==> flow/design.v <==
module MatrixMultUnit(
  input wire reset_n                      ,  
  input wire clk                          ,
  input wire dut_valid                    , 
  output wire dut_ready                   ,
  output wire                           dut__tb__sram_input_write_enable  ,
  output wire [16-1 : 0     ]   dut__tb__sram_input_write_address ,
  output wire [32-1 : 0     ]   dut__tb__sram_input_write_data    ,
  output reg  [16-1 : 0     ]   dut__tb__sram_input_read_address  , 
  input  wire [32-1 : 0     ]   tb__dut__sram_input_read_data     ,     
  output wire                           dut__tb__sram_weight_write_enable  ,
  output wire [16-1 : 0     ]   dut__tb__sram_weight_write_address ,
  output wire [32-1 : 0     ]   dut__tb__sram_weight_write_data    ,
  output reg  [16-1 : 0     ]   dut__tb__sram_weight_read_address  , 
  input  wire [32-1 : 0     ]   tb__dut__sram_weight_read_data     ,     
  output wire                           dut__tb__sram_result_write_enable  ,
  output reg  [16-1 : 0     ]   dut__tb__sram_result_write_address ,
  output wire [32-1 : 0     ]   dut__tb__sram_result_write_data    ,
  output reg  [16-1 : 0     ]   dut__tb__sram_result_read_address  , 
  input  wire [32-1 : 0     ]   tb__dut__sram_result_read_data     ,    
  output wire                           dut__tb__sram_scratchpad_write_enable  ,
  output reg  [16-1 : 0     ]   dut__tb__sram_scratchpad_write_address ,
  output wire [32-1 : 0     ]   dut__tb__sram_scratchpad_write_data    ,
  output reg  [16-1 : 0     ]   dut__tb__sram_scratchpad_read_address  , 
  input  wire [32-1 : 0     ]   tb__dut__sram_scratchpad_read_data  
);
parameter one_address_offset = 12'h1;
parameter idle_state = 4'd0;
parameter get_dimension_state = 4'd1;
parameter accumulating_state = 4'd2;
parameter writing_state = 4'd3;
parameter next_multiplication_setup_state = 4'd4;
parameter setup_multiplication_2_state = 4'd5;
parameter setup_multiplication_3_state = 4'd6;
parameter setup_multiplication_4_state = 4'd7;
parameter setup_multiplication_5_state = 4'd8;
wire my_clock; 
assign my_clock = clk; 
reg [3:0] next_state, current_state;
reg  [32-1 : 0     ]  input_data;
reg  [32-1 : 0     ]  weight_data;
reg  [32-1 : 0     ]  accumulated_result; 
wire [32-1 : 0     ]  mac_result_z;
reg [16-1 : 0     ] input_read_address_next;
reg [16-1 : 0     ] weight_read_address_next;
reg [16-1 : 0     ] result_write_address_next;
reg [16-1 : 0     ] scratchpad_write_address_next;
reg [16-1 : 0     ] next_input_matrix_first_address;
reg [16-1 : 0     ] next_weight_matrix_first_address;
reg [16-1 : 0     ] first_element_of_calculated_input_row_address;
reg [16-1 : 0     ] last_element_of_calculated_input_row_address;
reg [16-1 : 0     ] first_element_of_calculated_weight_matrix_address;
reg [16-1 : 0     ] last_element_of_calculated_weight_matrix_address;
reg [7:0] counter_total_element_in_result_matrix; 
reg [7:0] counter_go_write; 
reg [2:0] counter_next_step;
reg [1:0] counter_3_cycle;
reg [7:0] number_of_input_rows, number_of_input_cols;
reg [7:0] number_of_weight_rows, number_of_weight_cols;
assign dut__tb__sram_input_write_enable = 0;
assign dut__tb__sram_weight_write_enable = 0;
assign dut__tb__sram_input_write_address = 0;
assign dut__tb__sram_input_write_data = 0;
assign dut__tb__sram_weight_write_address = 0;
assign dut__tb__sram_weight_write_data = 0;
always @(posedge clk or negedge reset_n)begin
  if(!reset_n)
    input_read_address_next <= 0;
  else if(current_state == idle_state)
    input_read_address_next <= dut_valid ? one_address_offset : 0;
  else if(dut_valid == 1)
    input_read_address_next <= input_read_address_next + one_address_offset; 
  else if(current_state == idle_state)
    input_read_address_next <= 0;
  else if(current_state == get_dimension_state)
    input_read_address_next <= input_read_address_next + one_address_offset;
  else if((counter_next_step == 6) && (weight_read_address_next == last_element_of_calculated_weight_matrix_address + number_of_weight_cols)) 
    input_read_address_next <= last_element_of_calculated_input_row_address + one_address_offset; 
  else if((counter_next_step == 6) && (weight_read_address_next > last_element_of_calculated_weight_matrix_address))
    input_read_address_next <= first_element_of_calculated_input_row_address; 
  else if((weight_read_address_next == last_element_of_calculated_weight_matrix_address + one_address_offset) && ((current_state == accumulating_state) || (current_state == writing_state) || (current_state == get_dimension_state) || (current_state == setup_multiplication_2_state) || (current_state == setup_multiplication_3_state) || (current_state == setup_multiplication_4_state) || (current_state == setup_multiplication_5_state)))
    input_read_address_next <= last_element_of_calculated_input_row_address + one_address_offset; 
  else if((input_read_address_next == last_element_of_calculated_input_row_address + one_address_offset) && ((current_state == accumulating_state) || (current_state == writing_state) || (current_state == get_dimension_state) || (current_state == setup_multiplication_2_state) || (current_state == setup_multiplication_3_state) || (current_state == setup_multiplication_4_state) || (current_state == setup_multiplication_5_state)))
    input_read_address_next <= first_element_of_calculated_input_row_address; 
  else if((current_state == accumulating_state) || (current_state == writing_state))
    input_read_address_next <= input_read_address_next + one_address_offset;
  else if((current_state == next_multiplication_setup_state) && (counter_next_step == 2))
    input_read_address_next <= next_input_matrix_first_address;
  else if((current_state == next_multiplication_setup_state) && (counter_next_step == 3))
    input_read_address_next <= next_input_matrix_first_address;
  else if((current_state == next_multiplication_setup_state) && (counter_next_step == 4))
    input_read_address_next <= next_input_matrix_first_address;
  else if((current_state == next_multiplication_setup_state) && (counter_next_step == 5))
    input_read_address_next <= next_input_matrix_first_address;
  else 
    input_read_address_next <= input_read_address_next + one_address_offset;
end
always @(posedge clk or negedge reset_n) begin
  if(!reset_n)
    dut__tb__sram_input_read_address <= 0; 
  else if((current_state == idle_state) || (next_state == idle_state))
    dut__tb__sram_input_read_address <= 0; 
  else if(counter_next_step <= 4)
    dut__tb__sram_input_read_address <= input_read_address_next;
end
always @(posedge clk or negedge reset_n) begin
  if(!reset_n)
    dut__tb__sram_result_read_address <= 0;
  else if(current_state == idle_state)
    dut__tb__sram_result_read_address <= 0;
  else if(counter_next_step > 4)
    dut__tb__sram_result_read_address <= input_read_address_next; 
end
always @(posedge clk or negedge reset_n)begin
  if(!reset_n)
    weight_read_address_next <= 0; 
  else if(current_state == idle_state)
    weight_read_address_next <= dut_valid ? one_address_offset : 0;
  else if(dut_valid == 1)
    weight_read_address_next <= weight_read_address_next + one_address_offset;
  else if(current_state == idle_state)
    weight_read_address_next <= 0;
  else if(current_state == get_dimension_state)
    weight_read_address_next <= weight_read_address_next + one_address_offset;
  else if((counter_next_step == 6) && (weight_read_address_next == last_element_of_calculated_weight_matrix_address + number_of_weight_cols) && ((current_state == accumulating_state) || (current_state == writing_state) || (current_state == get_dimension_state) || (current_state == setup_multiplication_2_state) || (current_state == setup_multiplication_3_state) || (current_state == setup_multiplication_4_state) || (current_state == setup_multiplication_5_state)))
    weight_read_address_next <= first_element_of_calculated_weight_matrix_address;
  else if((counter_next_step == 6) && (weight_read_address_next > last_element_of_calculated_weight_matrix_address) && ((current_state == accumulating_state) || (current_state == writing_state) || (current_state == get_dimension_state) || (current_state == setup_multiplication_2_state) || (current_state == setup_multiplication_3_state) || (current_state == setup_multiplication_4_state) || (current_state == setup_multiplication_5_state)))
    weight_read_address_next <= weight_read_address_next - number_of_input_rows*(number_of_weight_cols) + one_address_offset;  
  else if(counter_next_step == 6) 
    weight_read_address_next <= weight_read_address_next + number_of_weight_cols;  
  else if((counter_next_step < 6) && (weight_read_address_next == last_element_of_calculated_weight_matrix_address + one_address_offset) && (input_read_address_next == last_element_of_calculated_input_row_address + one_address_offset)) 
    weight_read_address_next <= first_element_of_calculated_weight_matrix_address; 
  else if(input_read_address_next == last_element_of_calculated_input_row_address + one_address_offset)
    weight_read_address_next <= weight_read_address_next; 
  else if((current_state == next_multiplication_setup_state) && (counter_next_step == 2))
    weight_read_address_next <= next_weight_matrix_first_address;
  else if((current_state == next_multiplication_setup_state) && (counter_next_step == 3))
    weight_read_address_next <= next_weight_matrix_first_address;
  else if((current_state == next_multiplication_setup_state) && (counter_next_step == 4))
    weight_read_address_next <= next_weight_matrix_first_address;
  else if((current_state == next_multiplication_setup_state) && (counter_next_step == 5))
    weight_read_address_next <= next_weight_matrix_first_address;
  else 
    weight_read_address_next <= weight_read_address_next + one_address_offset;
end
always @(posedge clk or negedge reset_n) begin
  if(!reset_n)
    dut__tb__sram_weight_read_address <= 0; 
  else if((current_state == idle_state) || (next_state == idle_state))
    dut__tb__sram_weight_read_address <= 0; 
  else if(counter_next_step <= 4)
    dut__tb__sram_weight_read_address <= weight_read_address_next;
end
always @(posedge clk or negedge reset_n) begin
  if(!reset_n)
    dut__tb__sram_scratchpad_read_address <= 0;
  else if(current_state == idle_state)
    dut__tb__sram_scratchpad_read_address <= 0; 
  else if(counter_next_step > 4)
    dut__tb__sram_scratchpad_read_address <= weight_read_address_next; 
end
always @(posedge clk or negedge reset_n) begin
  if(!reset_n)
    result_write_address_next <= 0;
  else if(current_state == idle_state)
    result_write_address_next <= 0;
  else if(current_state == writing_state)
    result_write_address_next <= result_write_address_next + one_address_offset;
  else 
    result_write_address_next <= result_write_address_next;
end
always @(posedge clk or negedge reset_n) 
begin
    if (!reset_n) 
      dut__tb__sram_result_write_address <= 0;         
    else if(current_state == idle_state)
      dut__tb__sram_result_write_address <= 0; 
    else
      dut__tb__sram_result_write_address <= result_write_address_next;           
end
always @(posedge clk or negedge reset_n)begin
  if(!reset_n)
      scratchpad_write_address_next <= 0;            
  else if(current_state == idle_state)
      scratchpad_write_address_next <= 0;  
  else if(current_state == writing_state)
      scratchpad_write_address_next <= scratchpad_write_address_next + one_address_offset; 
  else 
      scratchpad_write_address_next <= scratchpad_write_address_next; 
end
always @(posedge clk or negedge reset_n)begin
  if (!reset_n) 
    dut__tb__sram_scratchpad_write_address <= 0;         
  else if(current_state == idle_state)
    dut__tb__sram_scratchpad_write_address <= 0;
  else
    dut__tb__sram_scratchpad_write_address <= scratchpad_write_address_next;           
end
always @(posedge clk or negedge reset_n) begin
  if(!reset_n)  
    first_element_of_calculated_input_row_address <= 0;
  else if(current_state == idle_state)
    first_element_of_calculated_input_row_address <= 0;
  else if(current_state == get_dimension_state) 
    first_element_of_calculated_input_row_address <= 1;
  else if((counter_next_step == 6) && (weight_read_address_next == last_element_of_calculated_weight_matrix_address + number_of_weight_cols))  
    first_element_of_calculated_input_row_address <= first_element_of_calculated_input_row_address + number_of_input_rows;
  else if((counter_next_step == 5) && (weight_read_address_next == last_element_of_calculated_weight_matrix_address + one_address_offset))
    first_element_of_calculated_input_row_address <= first_element_of_calculated_input_row_address + number_of_weight_cols;
  else if((counter_next_step < 5) && (weight_read_address_next == last_element_of_calculated_weight_matrix_address + one_address_offset))
    first_element_of_calculated_input_row_address <= first_element_of_calculated_input_row_address + number_of_input_cols;
  else if((current_state == next_multiplication_setup_state) && (counter_next_step == 2))
    first_element_of_calculated_input_row_address <= 1;
  else if((current_state == next_multiplication_setup_state) && (counter_next_step == 3))
    first_element_of_calculated_input_row_address <= 1;
  else if((current_state == next_multiplication_setup_state) && (counter_next_step == 4))
    first_element_of_calculated_input_row_address <= 0;
  else if((current_state == next_multiplication_setup_state) && (counter_next_step == 5))
    first_element_of_calculated_input_row_address <= 3*(number_of_input_rows * number_of_weight_cols);  
  else 
    first_element_of_calculated_input_row_address <= first_element_of_calculated_input_row_address;
end
always @(posedge clk or negedge reset_n) begin
  if(!reset_n)
    last_element_of_calculated_input_row_address <= 0;
  else if(current_state == idle_state)
    last_element_of_calculated_input_row_address <= 0;
  else if(current_state == get_dimension_state)
    last_element_of_calculated_input_row_address <= input_data[15:0];
  else if((counter_next_step == 6) && (weight_read_address_next == last_element_of_calculated_weight_matrix_address + number_of_weight_cols) && (input_read_address_next == last_element_of_calculated_input_row_address + one_address_offset))
    last_element_of_calculated_input_row_address <= last_element_of_calculated_input_row_address + number_of_input_rows; 
  else if((counter_next_step == 5) && (weight_read_address_next == last_element_of_calculated_weight_matrix_address + one_address_offset) && (input_read_address_next == last_element_of_calculated_input_row_address + one_address_offset))
    last_element_of_calculated_input_row_address <= last_element_of_calculated_input_row_address + number_of_weight_cols;
  else if((counter_next_step < 5) && (weight_read_address_next == last_element_of_calculated_weight_matrix_address + one_address_offset) && (input_read_address_next == last_element_of_calculated_input_row_address + one_address_offset))
    last_element_of_calculated_input_row_address <= last_element_of_calculated_input_row_address + number_of_input_cols;
  else if((current_state == next_multiplication_setup_state) && (counter_next_step == 2))
    last_element_of_calculated_input_row_address <= number_of_input_cols;
  else if((current_state == next_multiplication_setup_state) && (counter_next_step == 3))
    last_element_of_calculated_input_row_address <= number_of_input_cols; 
  else if((current_state == next_multiplication_setup_state) && (counter_next_step == 4))
    last_element_of_calculated_input_row_address <= number_of_weight_cols - 1;
  else if((current_state == next_multiplication_setup_state) && (counter_next_step == 5))
    last_element_of_calculated_input_row_address <=  (3*(number_of_input_rows * number_of_weight_cols)) + number_of_input_rows - 1;  
  else 
    last_element_of_calculated_input_row_address <= last_element_of_calculated_input_row_address;
end
always @(posedge clk or negedge reset_n) begin
  if(!reset_n)
    first_element_of_calculated_weight_matrix_address <= 0;
  else if(current_state == idle_state)
    first_element_of_calculated_weight_matrix_address <= 0;
  else if(current_state == get_dimension_state)
    first_element_of_calculated_weight_matrix_address <= 1;  
  else if((current_state == next_multiplication_setup_state) && (counter_next_step == 2))
    first_element_of_calculated_weight_matrix_address <= first_element_of_calculated_weight_matrix_address + number_of_weight_rows * number_of_weight_cols;  
  else if((current_state == next_multiplication_setup_state) && (counter_next_step == 3))
    first_element_of_calculated_weight_matrix_address <= first_element_of_calculated_weight_matrix_address + number_of_weight_rows * number_of_weight_cols;  
  else if((current_state == next_multiplication_setup_state) && (counter_next_step == 4))
    first_element_of_calculated_weight_matrix_address <= number_of_input_rows * number_of_weight_cols;  
  else if((current_state == next_multiplication_setup_state) && (counter_next_step == 5))
    first_element_of_calculated_weight_matrix_address <= first_element_of_calculated_weight_matrix_address + (number_of_input_rows * number_of_weight_cols);  
  else
    first_element_of_calculated_weight_matrix_address <= first_element_of_calculated_weight_matrix_address;
end
always @(posedge clk or negedge reset_n) begin
  if(!reset_n)
    last_element_of_calculated_weight_matrix_address <= 0;
  else if(current_state == idle_state)
    last_element_of_calculated_weight_matrix_address <= 0;
  else if(current_state == get_dimension_state)
    last_element_of_calculated_weight_matrix_address <= number_of_weight_rows * number_of_weight_cols;  
  else if((current_state == next_multiplication_setup_state) && (counter_next_step == 2))
    last_element_of_calculated_weight_matrix_address <= last_element_of_calculated_weight_matrix_address + number_of_weight_rows * number_of_weight_cols;  
  else if((current_state == next_multiplication_setup_state) && (counter_next_step == 3))
    last_element_of_calculated_weight_matrix_address <= last_element_of_calculated_weight_matrix_address + number_of_weight_rows * number_of_weight_cols;  
  else if((current_state == next_multiplication_setup_state) && (counter_next_step == 4))
    last_element_of_calculated_weight_matrix_address <= 2 * number_of_input_rows * number_of_weight_cols - 1;  
  else if((current_state == next_multiplication_setup_state) && (counter_next_step == 5))
    last_element_of_calculated_weight_matrix_address <= last_element_of_calculated_weight_matrix_address + (number_of_input_rows * number_of_weight_cols);  
  else
    last_element_of_calculated_weight_matrix_address <= last_element_of_calculated_weight_matrix_address;
end
always @(posedge clk or negedge reset_n)
begin
  if(!reset_n) 
    next_input_matrix_first_address <= 0;
  else if(current_state == idle_state)
    next_input_matrix_first_address <= 0;
  else if(current_state == get_dimension_state)
    next_input_matrix_first_address <= 1; 
  else if((current_state == next_multiplication_setup_state) && (counter_next_step == 2))
    next_input_matrix_first_address <= 1; 
  else if((current_state == next_multiplication_setup_state) && (counter_next_step == 3))
    next_input_matrix_first_address <= 0; 
  else if((current_state == next_multiplication_setup_state) && (counter_next_step == 4))
    next_input_matrix_first_address <= 3*(number_of_input_rows * number_of_weight_cols);  
  else 
    next_input_matrix_first_address <= next_input_matrix_first_address;
end
always @(posedge clk or negedge reset_n)begin
  if(!reset_n)
    next_weight_matrix_first_address <= 0;
  else if(current_state == idle_state)
    next_weight_matrix_first_address <= 0;
  else if(current_state == get_dimension_state)
    next_weight_matrix_first_address <= number_of_weight_rows * number_of_weight_cols + 1;  
  else if((current_state == next_multiplication_setup_state) && ((counter_next_step == 2)))
    next_weight_matrix_first_address <= next_weight_matrix_first_address + (number_of_weight_rows * number_of_weight_cols);  
  else if((current_state == next_multiplication_setup_state) && (counter_next_step == 3))
    next_weight_matrix_first_address <= number_of_input_rows * number_of_weight_cols;  
  else if((current_state == next_multiplication_setup_state) && (counter_next_step == 4))
    next_weight_matrix_first_address <= 2 * number_of_input_rows * number_of_weight_cols;  
  else 
    next_weight_matrix_first_address <= next_weight_matrix_first_address;
end
always @(posedge clk or negedge reset_n) 
begin
    if(!reset_n)begin
      number_of_input_rows <= 0;
      number_of_input_cols <= 0;
      number_of_weight_rows <= 0;
      number_of_weight_cols <= 0;
    end else if(current_state == idle_state)begin
      number_of_input_rows <= 0;
      number_of_input_cols <= 0;
      number_of_weight_rows <= 0;
      number_of_weight_cols <= 0;
    end else if(current_state == get_dimension_state)   begin
      number_of_input_rows <= input_data[31:16];  
      number_of_input_cols <= input_data[15:0];
      number_of_weight_rows <= weight_data[31:16];
      number_of_weight_cols <= weight_data[15:0];
    end else begin
      number_of_input_rows <= number_of_input_rows;
      number_of_input_cols <= number_of_input_cols;
      number_of_weight_rows <= number_of_weight_rows;
      number_of_weight_cols <= number_of_weight_cols;
    end        
end
always @(posedge clk or negedge reset_n)begin
  if(!reset_n)
    counter_go_write <= 0;
  else if(current_state == idle_state)
    counter_go_write <= 0; 
  else if(current_state == get_dimension_state)
    counter_go_write <= input_data[15:0] - 1;  
  else if(current_state == accumulating_state) 
    counter_go_write <= counter_go_write - 1;
  else if((current_state == writing_state) && (counter_next_step == 6))
    counter_go_write <= number_of_input_rows - 1; 
  else if((current_state == writing_state) && (counter_next_step == 5)) 
    counter_go_write <= number_of_weight_cols - 1;  
  else if((current_state == writing_state) && (counter_next_step < 5))
    counter_go_write <= number_of_input_cols - 1;
  else if(current_state == setup_multiplication_2_state)
    counter_go_write <= number_of_input_cols - 1;
  else if(current_state == setup_multiplication_3_state)
    counter_go_write <= number_of_input_cols - 1;
  else if(current_state == setup_multiplication_4_state)
    counter_go_write <= number_of_weight_cols - 1;  
  else if(current_state == setup_multiplication_5_state)
    counter_go_write <= number_of_input_rows - 1;  
  else 
    counter_go_write <= counter_go_write; 
end
always @(posedge clk or negedge reset_n) 
begin
  if(!reset_n)
    counter_total_element_in_result_matrix <= 0;
  else if (current_state == idle_state)
    counter_total_element_in_result_matrix <= 0;     
  else if (current_state == get_dimension_state)
    counter_total_element_in_result_matrix <= (input_data[31:16] * weight_data[15:0]) - 1; 
  else if (current_state == writing_state) 
    counter_total_element_in_result_matrix <= counter_total_element_in_result_matrix - 1;
  else if (current_state == setup_multiplication_2_state) 
    counter_total_element_in_result_matrix <= (number_of_input_rows * number_of_weight_cols) - 1;
  else if (current_state == setup_multiplication_3_state) 
    counter_total_element_in_result_matrix <= (number_of_input_rows * number_of_weight_cols) - 1;
  else if (current_state == setup_multiplication_4_state) 
    counter_total_element_in_result_matrix <= (number_of_input_rows * number_of_input_rows) - 1;   
  else if (current_state == setup_multiplication_5_state) 
    counter_total_element_in_result_matrix <= (number_of_input_rows * number_of_weight_cols) - 1; 
  else 
    counter_total_element_in_result_matrix <= counter_total_element_in_result_matrix;  
end
always @(posedge clk or negedge reset_n) begin
  if(!reset_n)begin
    counter_next_step <= 0;
  end else if(current_state == idle_state) begin
    counter_next_step <= 2;
  end else if(current_state == next_multiplication_setup_state)begin
    counter_next_step <= counter_next_step + 1;
  end else
    counter_next_step <= counter_next_step;
end
always @(posedge clk or negedge reset_n)begin
  if(!reset_n)
    counter_3_cycle <= 0;
  else if(current_state == idle_state) 
    counter_3_cycle <= 2;
  else if (current_state == get_dimension_state)
    counter_3_cycle <= counter_3_cycle - 1;
  else if(current_state == setup_multiplication_2_state) 
    counter_3_cycle <= counter_3_cycle - 1;
  else if(current_state == setup_multiplication_3_state) 
    counter_3_cycle <= counter_3_cycle - 1;
  else if(current_state == setup_multiplication_4_state) 
    counter_3_cycle <= counter_3_cycle - 1;
  else if(current_state == setup_multiplication_5_state) 
    counter_3_cycle <= counter_3_cycle - 1;
  else 
    counter_3_cycle <= 2;
end
always @(posedge clk or negedge reset_n) 
begin
    if(!reset_n)begin
      input_data <= 0;      
      weight_data <= 0;        
    end else if(current_state == idle_state)begin
      input_data <= 0;      
      weight_data <= 0;  
    end else if(counter_next_step <= 4)begin 
      input_data <= tb__dut__sram_input_read_data;      
      weight_data <= tb__dut__sram_weight_read_data;
    end else begin 
      input_data <= tb__dut__sram_result_read_data;      
      weight_data <= tb__dut__sram_scratchpad_read_data;
    end 
end
interger_accumulated_matrix_multiplication u1( 
  .input_data(input_data),   
  .weight_data(weight_data),  
  .accumulated_result_data(accumulated_result),
  .result_data(mac_result_z)
);
always @(posedge clk or negedge reset_n)begin
  if(!reset_n)
    accumulated_result <= 0;
  else if (current_state == idle_state)
    accumulated_result <= 0;
  else if((current_state == accumulating_state))
    accumulated_result <= mac_result_z;
  else if(current_state == writing_state)
    accumulated_result <= 0;
  else if(current_state == next_multiplication_setup_state)
    accumulated_result <= 0;
  else if(current_state == setup_multiplication_2_state)
    accumulated_result <= 0;
  else if(current_state == setup_multiplication_3_state)
    accumulated_result <= 0;
  else if(current_state == setup_multiplication_4_state)
    accumulated_result <= 0;
  else if(current_state == setup_multiplication_5_state)
    accumulated_result <= 0;
  else 
    accumulated_result <= accumulated_result;
end
assign dut__tb__sram_result_write_data = accumulated_result;
assign dut__tb__sram_result_write_enable = (current_state == writing_state) ? 1 : 0;
assign dut__tb__sram_scratchpad_write_data = accumulated_result;
assign dut__tb__sram_scratchpad_write_enable = (current_state == writing_state) ? 1 : 0;
always @(posedge clk or negedge reset_n) begin
  if(!reset_n)
    current_state <= 0;
  else 
    current_state <= next_state;
end
always @(*) begin
  case (current_state)
    idle_state:begin
      if (dut_valid == 1)  
        next_state = get_dimension_state;
      else  
        next_state = idle_state;
    end
    get_dimension_state:begin
      if(counter_3_cycle != 0)
        next_state = get_dimension_state;
      else 
        next_state = accumulating_state;
    end
    accumulating_state: begin 
      if(counter_go_write == 0)
        next_state = writing_state;
      else 
        next_state = accumulating_state;
    end
    writing_state:begin
      if(counter_total_element_in_result_matrix != 0) 
        next_state = accumulating_state;
      else 
        next_state = next_multiplication_setup_state;
    end
    next_multiplication_setup_state:begin
      if(counter_next_step == 2)
        next_state = setup_multiplication_2_state;
      else if(counter_next_step == 3)
        next_state = setup_multiplication_3_state;
      else if(counter_next_step == 4)
        next_state = setup_multiplication_4_state;
      else if(counter_next_step == 5)
        next_state = setup_multiplication_5_state;
      else if(counter_next_step == 6)
        next_state = idle_state; 
      else 
        next_state = next_multiplication_setup_state;
    end
    setup_multiplication_2_state:begin
      if(counter_3_cycle == 0) 
        next_state = accumulating_state;
      else  
        next_state = setup_multiplication_2_state;
    end
    setup_multiplication_3_state:begin
      if(counter_3_cycle == 0) 
        next_state = accumulating_state;
      else  
        next_state = setup_multiplication_3_state;
    end
    setup_multiplication_4_state:begin
      if(counter_3_cycle == 0) 
        next_state = accumulating_state;
      else  
        next_state = setup_multiplication_4_state;
    end
    setup_multiplication_5_state:begin
      if(counter_3_cycle == 0) 
        next_state = accumulating_state;
      else  
        next_state = setup_multiplication_5_state;
    end
    default: next_state = idle_state;
  endcase
end
assign dut_ready = (current_state == idle_state) ? 1:0;
endmodule
module interger_accumulated_matrix_multiplication ( 
  input wire [32-1  : 0] input_data,
  input wire [32-1  : 0] weight_data,
  input wire [32-1 : 0] accumulated_result_data,
  output wire [32-1 : 0] result_data
);
  assign result_data = (input_data * weight_data) + accumulated_result_data;
endmodule
From RTL to reports: MatrixMultUnit
What the tools print for MatrixMultUnit, step after step.
Line numbers count from 1 in the design file above.
Cell names lack the library's common part.
{"block": "design", "top": "MatrixMultUnit", "clk_port": "clk", "library": "sky130hd", "lib_corner": "tt_025C_1v80"}

Word level
Yosys after proc, flatten, opt, wreduce and memory -nomap, before mapping. Memory bits, and registers merged into a memory's read port (data or address), are not among the register bits. Print and check cells are not counted.
{"block": "bits", "regBits": 409, "latch_bits": 0, "mem_bits_rw": 0, "romBits": 0, "clocked_rd_ports_x_width": 0, "mem_count": 0, "inputBits": 131, "out_inout_bits": 261, "word_cells": 281}
{"block": "classes", "add_sub_neg": 37, "n_mul": 9, "div": 0, "compare": 5, "eq_ne": 17, "shift": 0, "n_mux": 140, "bitwise": 0, "n_reduce_logical": 45}
{"block": "op_table", "op": "2-to-1 mux 16 bit", "n": 78}
{"block": "op_table", "op": "multiplier 32 x 32 -> 32 bit", "n": 1}
{"block": "op_table", "op": "multiplier 8 x 8 -> 16 bit", "n": 4}
{"block": "op_table", "op": "2-to-1 mux 32 bit", "n": 12}
{"block": "op_table", "op": "multiplier 16 x 16 -> 8 bit", "n": 1}
{"block": "op_table", "op": "2-to-1 mux 8 bit", "n": 25}
{"block": "op_table", "op": "adder 16 x 8 -> 16 bit", "n": 9}
{"block": "op_table", "op": "adder 16 x 1 -> 16 bit with constant B", "n": 8}
{"block": "op_table", "op": "multiplier 8 x 8 -> 15 bit", "n": 1}
{"block": "op_table", "op": "adder 16 bit", "n": 5}
{"block": "op_table", "op": "subtractor 8 x 1 -> 8 bit with constant B", "n": 8}
{"block": "op_table", "op": "multiplier 8 x 8 -> 8 bit", "n": 1}
{"block": "op_table", "op": "equality test 16 bit", "n": 3}
{"block": "op_table", "op": "parallel mux 4 bit (select 9 bit)", "n": 1}
{"block": "op_table", "op": "subtractor 16 x 1 -> 16 bit with constant B", "n": 2}
{"block": "op_table", "op": "multiplier 2 x 16 -> 16 bit with constant A", "n": 1}
{"block": "op_table", "op": "adder 32 bit", "n": 1}
{"block": "op_table", "op": "2-to-1 mux 3 bit", "n": 7}
{"block": "op_table", "op": "logical AND 1 bit", "n": 20}
{"block": "op_table", "op": "2-to-1 mux 4 bit", "n": 5}
{"block": "op_table", "op": "nonzero test 9 bit", "n": 2}
{"block": "op_table", "op": "subtractor 16 bit", "n": 1}
{"block": "op_table", "op": "> comparator 16 bit", "n": 1}
{"block": "op_table", "op": "equality test 4 x 3 -> 1 bit with constant B", "n": 4}
{"block": "op_table", "op": "nonzero test 8 bit", "n": 2}
{"block": "op_table", "op": "2-to-1 mux 2 bit", "n": 7}
{"block": "op_table", "op": "nonzero test 2 bit", "n": 6}
{"block": "op_table", "op": "nonzero test 10 bit", "n": 1}
Other operator kinds: 20; their cells: 36.

Longest topological paths
Yosys ltp: most cells in a row. Word level: on the elaborated netlist, between registers, memories and ports. Mapped: between sequential cells and ports; inverters and the memories' decode and read muxes count.
{"block": "logic_depth", "ltp_word": 15, "ABC_AREA": 1, "mapped_depth": 51}

Netlist
Yosys stat after the flow's synthesis: flattened, memories mapped to cells. It holds for the ABC_AREA given above (unset counts as 0); a run with the other value may have another netlist.
The area totals of this step are shown rounded.
{"block": "mapped", "cells": 8101, "yosys_area_um2": 57900, "ffs": 414, "buf_cells": 448}
{"block": "by_type", "cell_type": "fa_1", "n": 555}
{"block": "by_type", "cell_type": "dfrtp_1", "n": 413}
{"block": "by_type", "cell_type": "nand2_1", "n": 2026}
{"block": "by_type", "cell_type": "ha_1", "n": 474}
{"block": "by_type", "cell_type": "inv_1", "n": 1507}
{"block": "by_type", "cell_type": "o21ai_0", "n": 464}
{"block": "by_type", "cell_type": "a21oi_1", "n": 413}
{"block": "by_type", "cell_type": "nor2_1", "n": 508}
{"block": "by_type", "cell_type": "nand3_1", "n": 374}
{"block": "by_type", "cell_type": "xor2_1", "n": 212}
{"block": "by_type", "cell_type": "buf_4", "n": 141}
{"block": "by_type", "cell_type": "clkbuf_1", "n": 237}
{"block": "by_type", "cell_type": "xnor2_1", "n": 75}
{"block": "by_type", "cell_type": "o22ai_1", "n": 84}
{"block": "by_type", "cell_type": "nor3_1", "n": 80}
{"block": "by_type", "cell_type": "o211ai_1", "n": 50}
{"block": "by_type", "cell_type": "nand4_1", "n": 55}
{"block": "by_type", "cell_type": "or2_2", "n": 45}
Other cell types: 55; their cells: 388.

Worst setup path after synthesis
Source: OpenSTA report_checks on the synthesized netlist (no wires, ideal clock, input and output delay 20% of the period each), path of least setup slack; recovery checks are left aside. Register names are those of the netlist, which keeps one name where synthesis merged equal registers.
{"block": "synth_path", "path_kind": "register to register", "from": "register number_of_weight_cols[2]", "to": "register last_element_of_calculated_input_row_address[14]", "tclk_ns": 10.0, "setup_time_ns": 0.116, "t_arrival_ns": 7.020, "required_ns": 9.884, "setup_slack_ns": 2.864, "path_delay_ns": 7.136, "path_stages": 45, "n_path_buf": 2, "period_less_setup_slack_ns": 7.136}
"path_delay_ns" = arrival - input delay + setup time.
"path_stages": output pins that drive a net of the path, with the launching flip-flop's if there is one; two outputs of one cell count as two.
"period_less_setup_slack_ns" is the clock period less the worst setup slack; recovery checks do not enter. This is arithmetic on one report: input and output delays are still those of the set period (20% each).
The rows between start and end are the longest chain of elaborated cells between them; the timing report does not say that the signal goes this way. Where chains are equally long, one stands for them.
A line is the first line of the expression or statement that the cell stems from. Yosys adds cells for indexed reads and writes and turns some case tables into memories.
At most two assigning lines are given for a register; there are more.
{"block": "synth_between", "cell_sequence": "dfrtp_1 clkbuf_1 clkbuf_1 nand2_1 fa_1 fa_1 inv_1 fa_1 inv_1 fa_1 inv_1 ha_1 nand2_1 inv_1 nand2_1 nand2_1 a21oi_1 or2_2 [9 not listed] or2_2 nand2_1 ha_1 nand2_1 nor3_1 nand3_1 nand4_1 nand2_1 inv_1 o21ai_0 nand2_1 xor2_1 o21ai_0 o211ai_1 nand2_1 nand2_1 nand2_1 nand2_1", "elab_chain_cells": 13, "cone_cells": 20, "cone_classes": "5 x add/sub; 2 x mul; 1 x eq/ne; 9 x mux; 3 x reduce/logical"}
{"block": "synth_lines", "element": "start: declaration", "line_no": 59, "text": "reg [7:0] number_of_weight_rows, number_of_weight_cols;"}
{"block": "synth_lines", "element": "start: assignment", "line_no": 332, "text": "number_of_weight_cols <= weight_data[15:0];"}
{"block": "synth_lines", "element": "start: assignment", "line_no": 337, "text": "number_of_weight_cols <= number_of_weight_cols;"}
{"block": "synth_lines", "element": "multiplier 8 x 8 -> 16 bit", "line_no": 243, "text": "last_element_of_calculated_input_row_address <=  (3*(number_of_input_rows * number_of_weight_cols)) + number_o ..."}
{"block": "synth_lines", "element": "multiplier 2 x 16 -> 16 bit", "line_no": 243}
{"block": "synth_lines", "element": "adder 16 x 8 -> 16 bit", "line_no": 243}
{"block": "synth_lines", "element": "subtractor 16 x 1 -> 16 bit", "line_no": 243}
{"block": "synth_lines", "element": "2-to-1 mux 16 bit", "line_no": 242, "text": "else if((current_state == next_multiplication_setup_state) && (counter_next_step == 5))"}
{"block": "synth_lines", "element": "2-to-1 mux 16 bit", "line_no": 240, "text": "else if((current_state == next_multiplication_setup_state) && (counter_next_step == 4))"}
{"block": "synth_lines", "element": "2-to-1 mux 16 bit", "line_no": 238, "text": "else if((current_state == next_multiplication_setup_state) && (counter_next_step == 3))"}
{"block": "synth_lines", "element": "2-to-1 mux 16 bit", "line_no": 236, "text": "else if((current_state == next_multiplication_setup_state) && (counter_next_step == 2))"}
{"block": "synth_lines", "element": "2-to-1 mux 16 bit", "line_no": 234, "text": "else if((counter_next_step < 5) && (weight_read_address_next == last_element_of_calculated_weight_matrix_addre ..."}
{"block": "synth_lines", "element": "2-to-1 mux 16 bit", "line_no": 232, "text": "else if((counter_next_step == 5) && (weight_read_address_next == last_element_of_calculated_weight_matrix_addr ..."}
{"block": "synth_lines", "element": "2-to-1 mux 16 bit", "line_no": 230, "text": "else if((counter_next_step == 6) && (weight_read_address_next == last_element_of_calculated_weight_matrix_addr ..."}
{"block": "synth_lines", "element": "2-to-1 mux 16 bit", "line_no": 228, "text": "else if(current_state == get_dimension_state)"}
{"block": "synth_lines", "element": "2-to-1 mux 16 bit", "line_no": 226, "text": "else if(current_state == idle_state)"}
{"block": "synth_lines", "element": "end: assignment", "line_no": 229, "text": "last_element_of_calculated_input_row_address <= input_data[15:0];"}
{"block": "synth_lines", "element": "end: assignment", "line_no": 231, "text": "last_element_of_calculated_input_row_address <= last_element_of_calculated_input_row_address + number_of_input ..."}
{"block": "synth_lines", "element": "end: declaration", "line_no": 51, "text": "reg [16-1 : 0     ] last_element_of_calculated_input_row_address;"}

Worst path after layout
From the final timing report of job 2: the path of least setup slack in the routed layout; clock arrival at registers is part of the times.
{"block": "layout_path", "path_kind": "register to register", "from": "register number_of_weight_cols[4]", "to": "register last_element_of_calculated_input_row_address[14]", "tclk_ns": 10.0, "setup_time_ns": 0.10, "t_arrival_ns": 8.86, "required_ns": 10.54, "setup_slack_ns": 1.68, "path_stages": 39, "n_path_buf": 1}
The rows between start and end are the longest chain of elaborated cells between them; the timing report does not say that the signal goes this way. Where chains are equally long, one stands for them.
At most two assigning lines are given for a register; there are more.
{"block": "layout_between", "cell_sequence": "dfrtp_1 buf_4 nand2_1 inv_1 fa_1 fa_1 inv_1 fa_1 fa_1 inv_1 ha_1 a21oi_1 nand2_1 or2_2 nand2_1 inv_1 ha_1 a21oi_1 [3 not listed] xor2_1 inv_1 ha_1 nand2_1 nor3_1 nand3_1 nand4_1 nand2_1 inv_1 o21ai_0 nand2_1 xor2_1 o21ai_0 o211ai_1 nand2_1 nand2_1 nand2_1 nand2_1", "elab_chain_cells": 13, "cone_cells": 20, "cone_classes": "5 x add/sub; 2 x mul; 1 x eq/ne; 9 x mux; 3 x reduce/logical"}
{"block": "layout_lines", "element": "start: declaration", "line_no": 59, "text": "reg [7:0] number_of_weight_rows, number_of_weight_cols;"}
{"block": "layout_lines", "element": "start: assignment", "line_no": 332, "text": "number_of_weight_cols <= weight_data[15:0];"}
{"block": "layout_lines", "element": "start: assignment", "line_no": 337, "text": "number_of_weight_cols <= number_of_weight_cols;"}
{"block": "layout_lines", "element": "multiplier 8 x 8 -> 16 bit", "line_no": 243, "text": "last_element_of_calculated_input_row_address <=  (3*(number_of_input_rows * number_of_weight_cols)) + number_o ..."}
{"block": "layout_lines", "element": "multiplier 2 x 16 -> 16 bit", "line_no": 243}
{"block": "layout_lines", "element": "adder 16 x 8 -> 16 bit", "line_no": 243}
{"block": "layout_lines", "element": "subtractor 16 x 1 -> 16 bit", "line_no": 243}
{"block": "layout_lines", "element": "2-to-1 mux 16 bit", "line_no": 242, "text": "else if((current_state == next_multiplication_setup_state) && (counter_next_step == 5))"}
{"block": "layout_lines", "element": "2-to-1 mux 16 bit", "line_no": 240, "text": "else if((current_state == next_multiplication_setup_state) && (counter_next_step == 4))"}
{"block": "layout_lines", "element": "2-to-1 mux 16 bit", "line_no": 238, "text": "else if((current_state == next_multiplication_setup_state) && (counter_next_step == 3))"}
{"block": "layout_lines", "element": "2-to-1 mux 16 bit", "line_no": 236, "text": "else if((current_state == next_multiplication_setup_state) && (counter_next_step == 2))"}
{"block": "layout_lines", "element": "2-to-1 mux 16 bit", "line_no": 234, "text": "else if((counter_next_step < 5) && (weight_read_address_next == last_element_of_calculated_weight_matrix_addre ..."}
{"block": "layout_lines", "element": "2-to-1 mux 16 bit", "line_no": 232, "text": "else if((counter_next_step == 5) && (weight_read_address_next == last_element_of_calculated_weight_matrix_addr ..."}
{"block": "layout_lines", "element": "2-to-1 mux 16 bit", "line_no": 230, "text": "else if((counter_next_step == 6) && (weight_read_address_next == last_element_of_calculated_weight_matrix_addr ..."}
{"block": "layout_lines", "element": "2-to-1 mux 16 bit", "line_no": 228, "text": "else if(current_state == get_dimension_state)"}
{"block": "layout_lines", "element": "2-to-1 mux 16 bit", "line_no": 226, "text": "else if(current_state == idle_state)"}
{"block": "layout_lines", "element": "end: assignment", "line_no": 229, "text": "last_element_of_calculated_input_row_address <= input_data[15:0];"}
{"block": "layout_lines", "element": "end: assignment", "line_no": 231, "text": "last_element_of_calculated_input_row_address <= last_element_of_calculated_input_row_address + number_of_input ..."}
{"block": "layout_lines", "element": "end: declaration", "line_no": 51, "text": "reg [16-1 : 0     ] last_element_of_calculated_input_row_address;"}

Subject: flow runs of MatrixMultUnit

Hi,

6 stored runs of MatrixMultUnit in the flow (synthesis by Yosys, layout by OpenROAD, sky130hd cells), in arbitrary order. Constraints: input delay and output delay 20% of the set period each, output load 0.01 pF.
By "achieved_clock_period_ns" is meant the clock period of the run minus its worst setup slack. This is arithmetic on one report: input and output delays are still those of the set period (20% each).
"worst_path_allowed_less_slack_ns" is the time allowed to the run's worst setup path (the clock period less input and output delay, where it has them) less its slack. Clock arrival times count: a late capture clock shortens it, a late launch clock lengthens it.
The results are shown rounded.

{"run": "job 1", "settings": { "CELL_PAD_IN_SITES_GLOBAL_PLACEMENT": 3, "CORE_MARGIN": 4, "CORE_UTILIZATION": 49, "CTS_CLUSTER_DIAMETER": 218, "GPL_TIMING_DRIVEN": 1, "MAX_ROUTING_LAYER": "met5", "SETUP_SLACK_MARGIN": 1.39, "period_ns": 7.03, "CAP_MARGIN": 20, "SLEW_MARGIN": 20 }, "outcome": "unfinished; error GPL-0301 in placement"}
{"run": "job 2", "settings": { "ABC_AREA": 1, "CORE_ASPECT_RATIO": 0.65, "CORE_MARGIN": 5, "CTS_CLUSTER_DIAMETER": 90, "CTS_CLUSTER_SIZE": 78, "MAX_ROUTING_LAYER": "met5", "SETUP_SLACK_MARGIN": -0.06, "SLEW_MARGIN": 30, "period_ns": 10.0, "CAP_MARGIN": 20, "CORE_UTILIZATION": 40 }, "results": { "finish.utilization_frac": 0.444, "total_die_area_um2": 153000, "final_hold_ws_ns": 0.433, "achieved_clock_period_ns": 8.318, "worst_path_allowed_less_slack_ns": 8.32, "critical_path_type": "register to register", "synthesis_area_um2": 57900, "fin_tns_ns": 0.000, "final_setup_ws_ns": 1.68, "stdcell_area_um2": 63800 }}
{"run": "job 3", "settings": { "CORE_UTILIZATION": 40, "period_ns": 10.0, "CAP_MARGIN": 20, "CORE_MARGIN": 2, "SLEW_MARGIN": 20 }, "results": { "total_die_area_um2": 142000, "fin_tns_ns": 0.000, "stdcell_area_um2": 61800, "final_setup_ws_ns": 1.94, "final_hold_ws_ns": 0.444, "finish.utilization_frac": 0.45, "achieved_clock_period_ns": 8.057, "worst_path_allowed_less_slack_ns": 8.06, "critical_path_type": "register to register", "synthesis_area_um2": 55500 }}
{"run": "job 4", "settings": { "ABC_AREA": 1, "CELL_PAD_IN_SITES_GLOBAL_PLACEMENT": 2, "CORE_ASPECT_RATIO": 0.65, "CORE_MARGIN": 5, "CORE_UTILIZATION": 71, "CTS_CLUSTER_DIAMETER": 48, "CTS_CLUSTER_SIZE": 78, "MAX_ROUTING_LAYER": "met4", "SETUP_SLACK_MARGIN": -0.08, "SLEW_MARGIN": 15, "period_ns": 10.0, "CAP_MARGIN": 20 }, "outcome": "unfinished; error GPL-0301 in placement"}
{"run": "job 5", "settings": { "ABC_AREA": 0, "CELL_PAD_IN_SITES_GLOBAL_PLACEMENT": 2, "CORE_ASPECT_RATIO": 0.65, "CORE_MARGIN": 5, "CORE_UTILIZATION": 71, "CTS_CLUSTER_DIAMETER": 48, "CTS_CLUSTER_SIZE": 78, "GPL_TIMING_DRIVEN": 0, "MAX_ROUTING_LAYER": "met4", "SETUP_SLACK_MARGIN": -0.08, "SLEW_MARGIN": 20, "period_ns": 10.0, "CAP_MARGIN": 20 }, "outcome": "unfinished; error GPL-0301 in placement"}
{"run": "job 6", "settings": { "CAP_MARGIN": 30, "CELL_PAD_IN_SITES_DETAIL_PLACEMENT": 0, "CELL_PAD_IN_SITES_GLOBAL_PLACEMENT": 2, "CORE_UTILIZATION": 69, "CTS_CLUSTER_DIAMETER": 305, "GPL_ROUTABILITY_DRIVEN": 1, "MAX_ROUTING_LAYER": "met4", "SETUP_SLACK_MARGIN": 1.38, "SLEW_MARGIN": 25, "period_ns": 4.97, "CORE_MARGIN": 2 }, "outcome": "unfinished; error GPL-0301 in placement"}

Regards
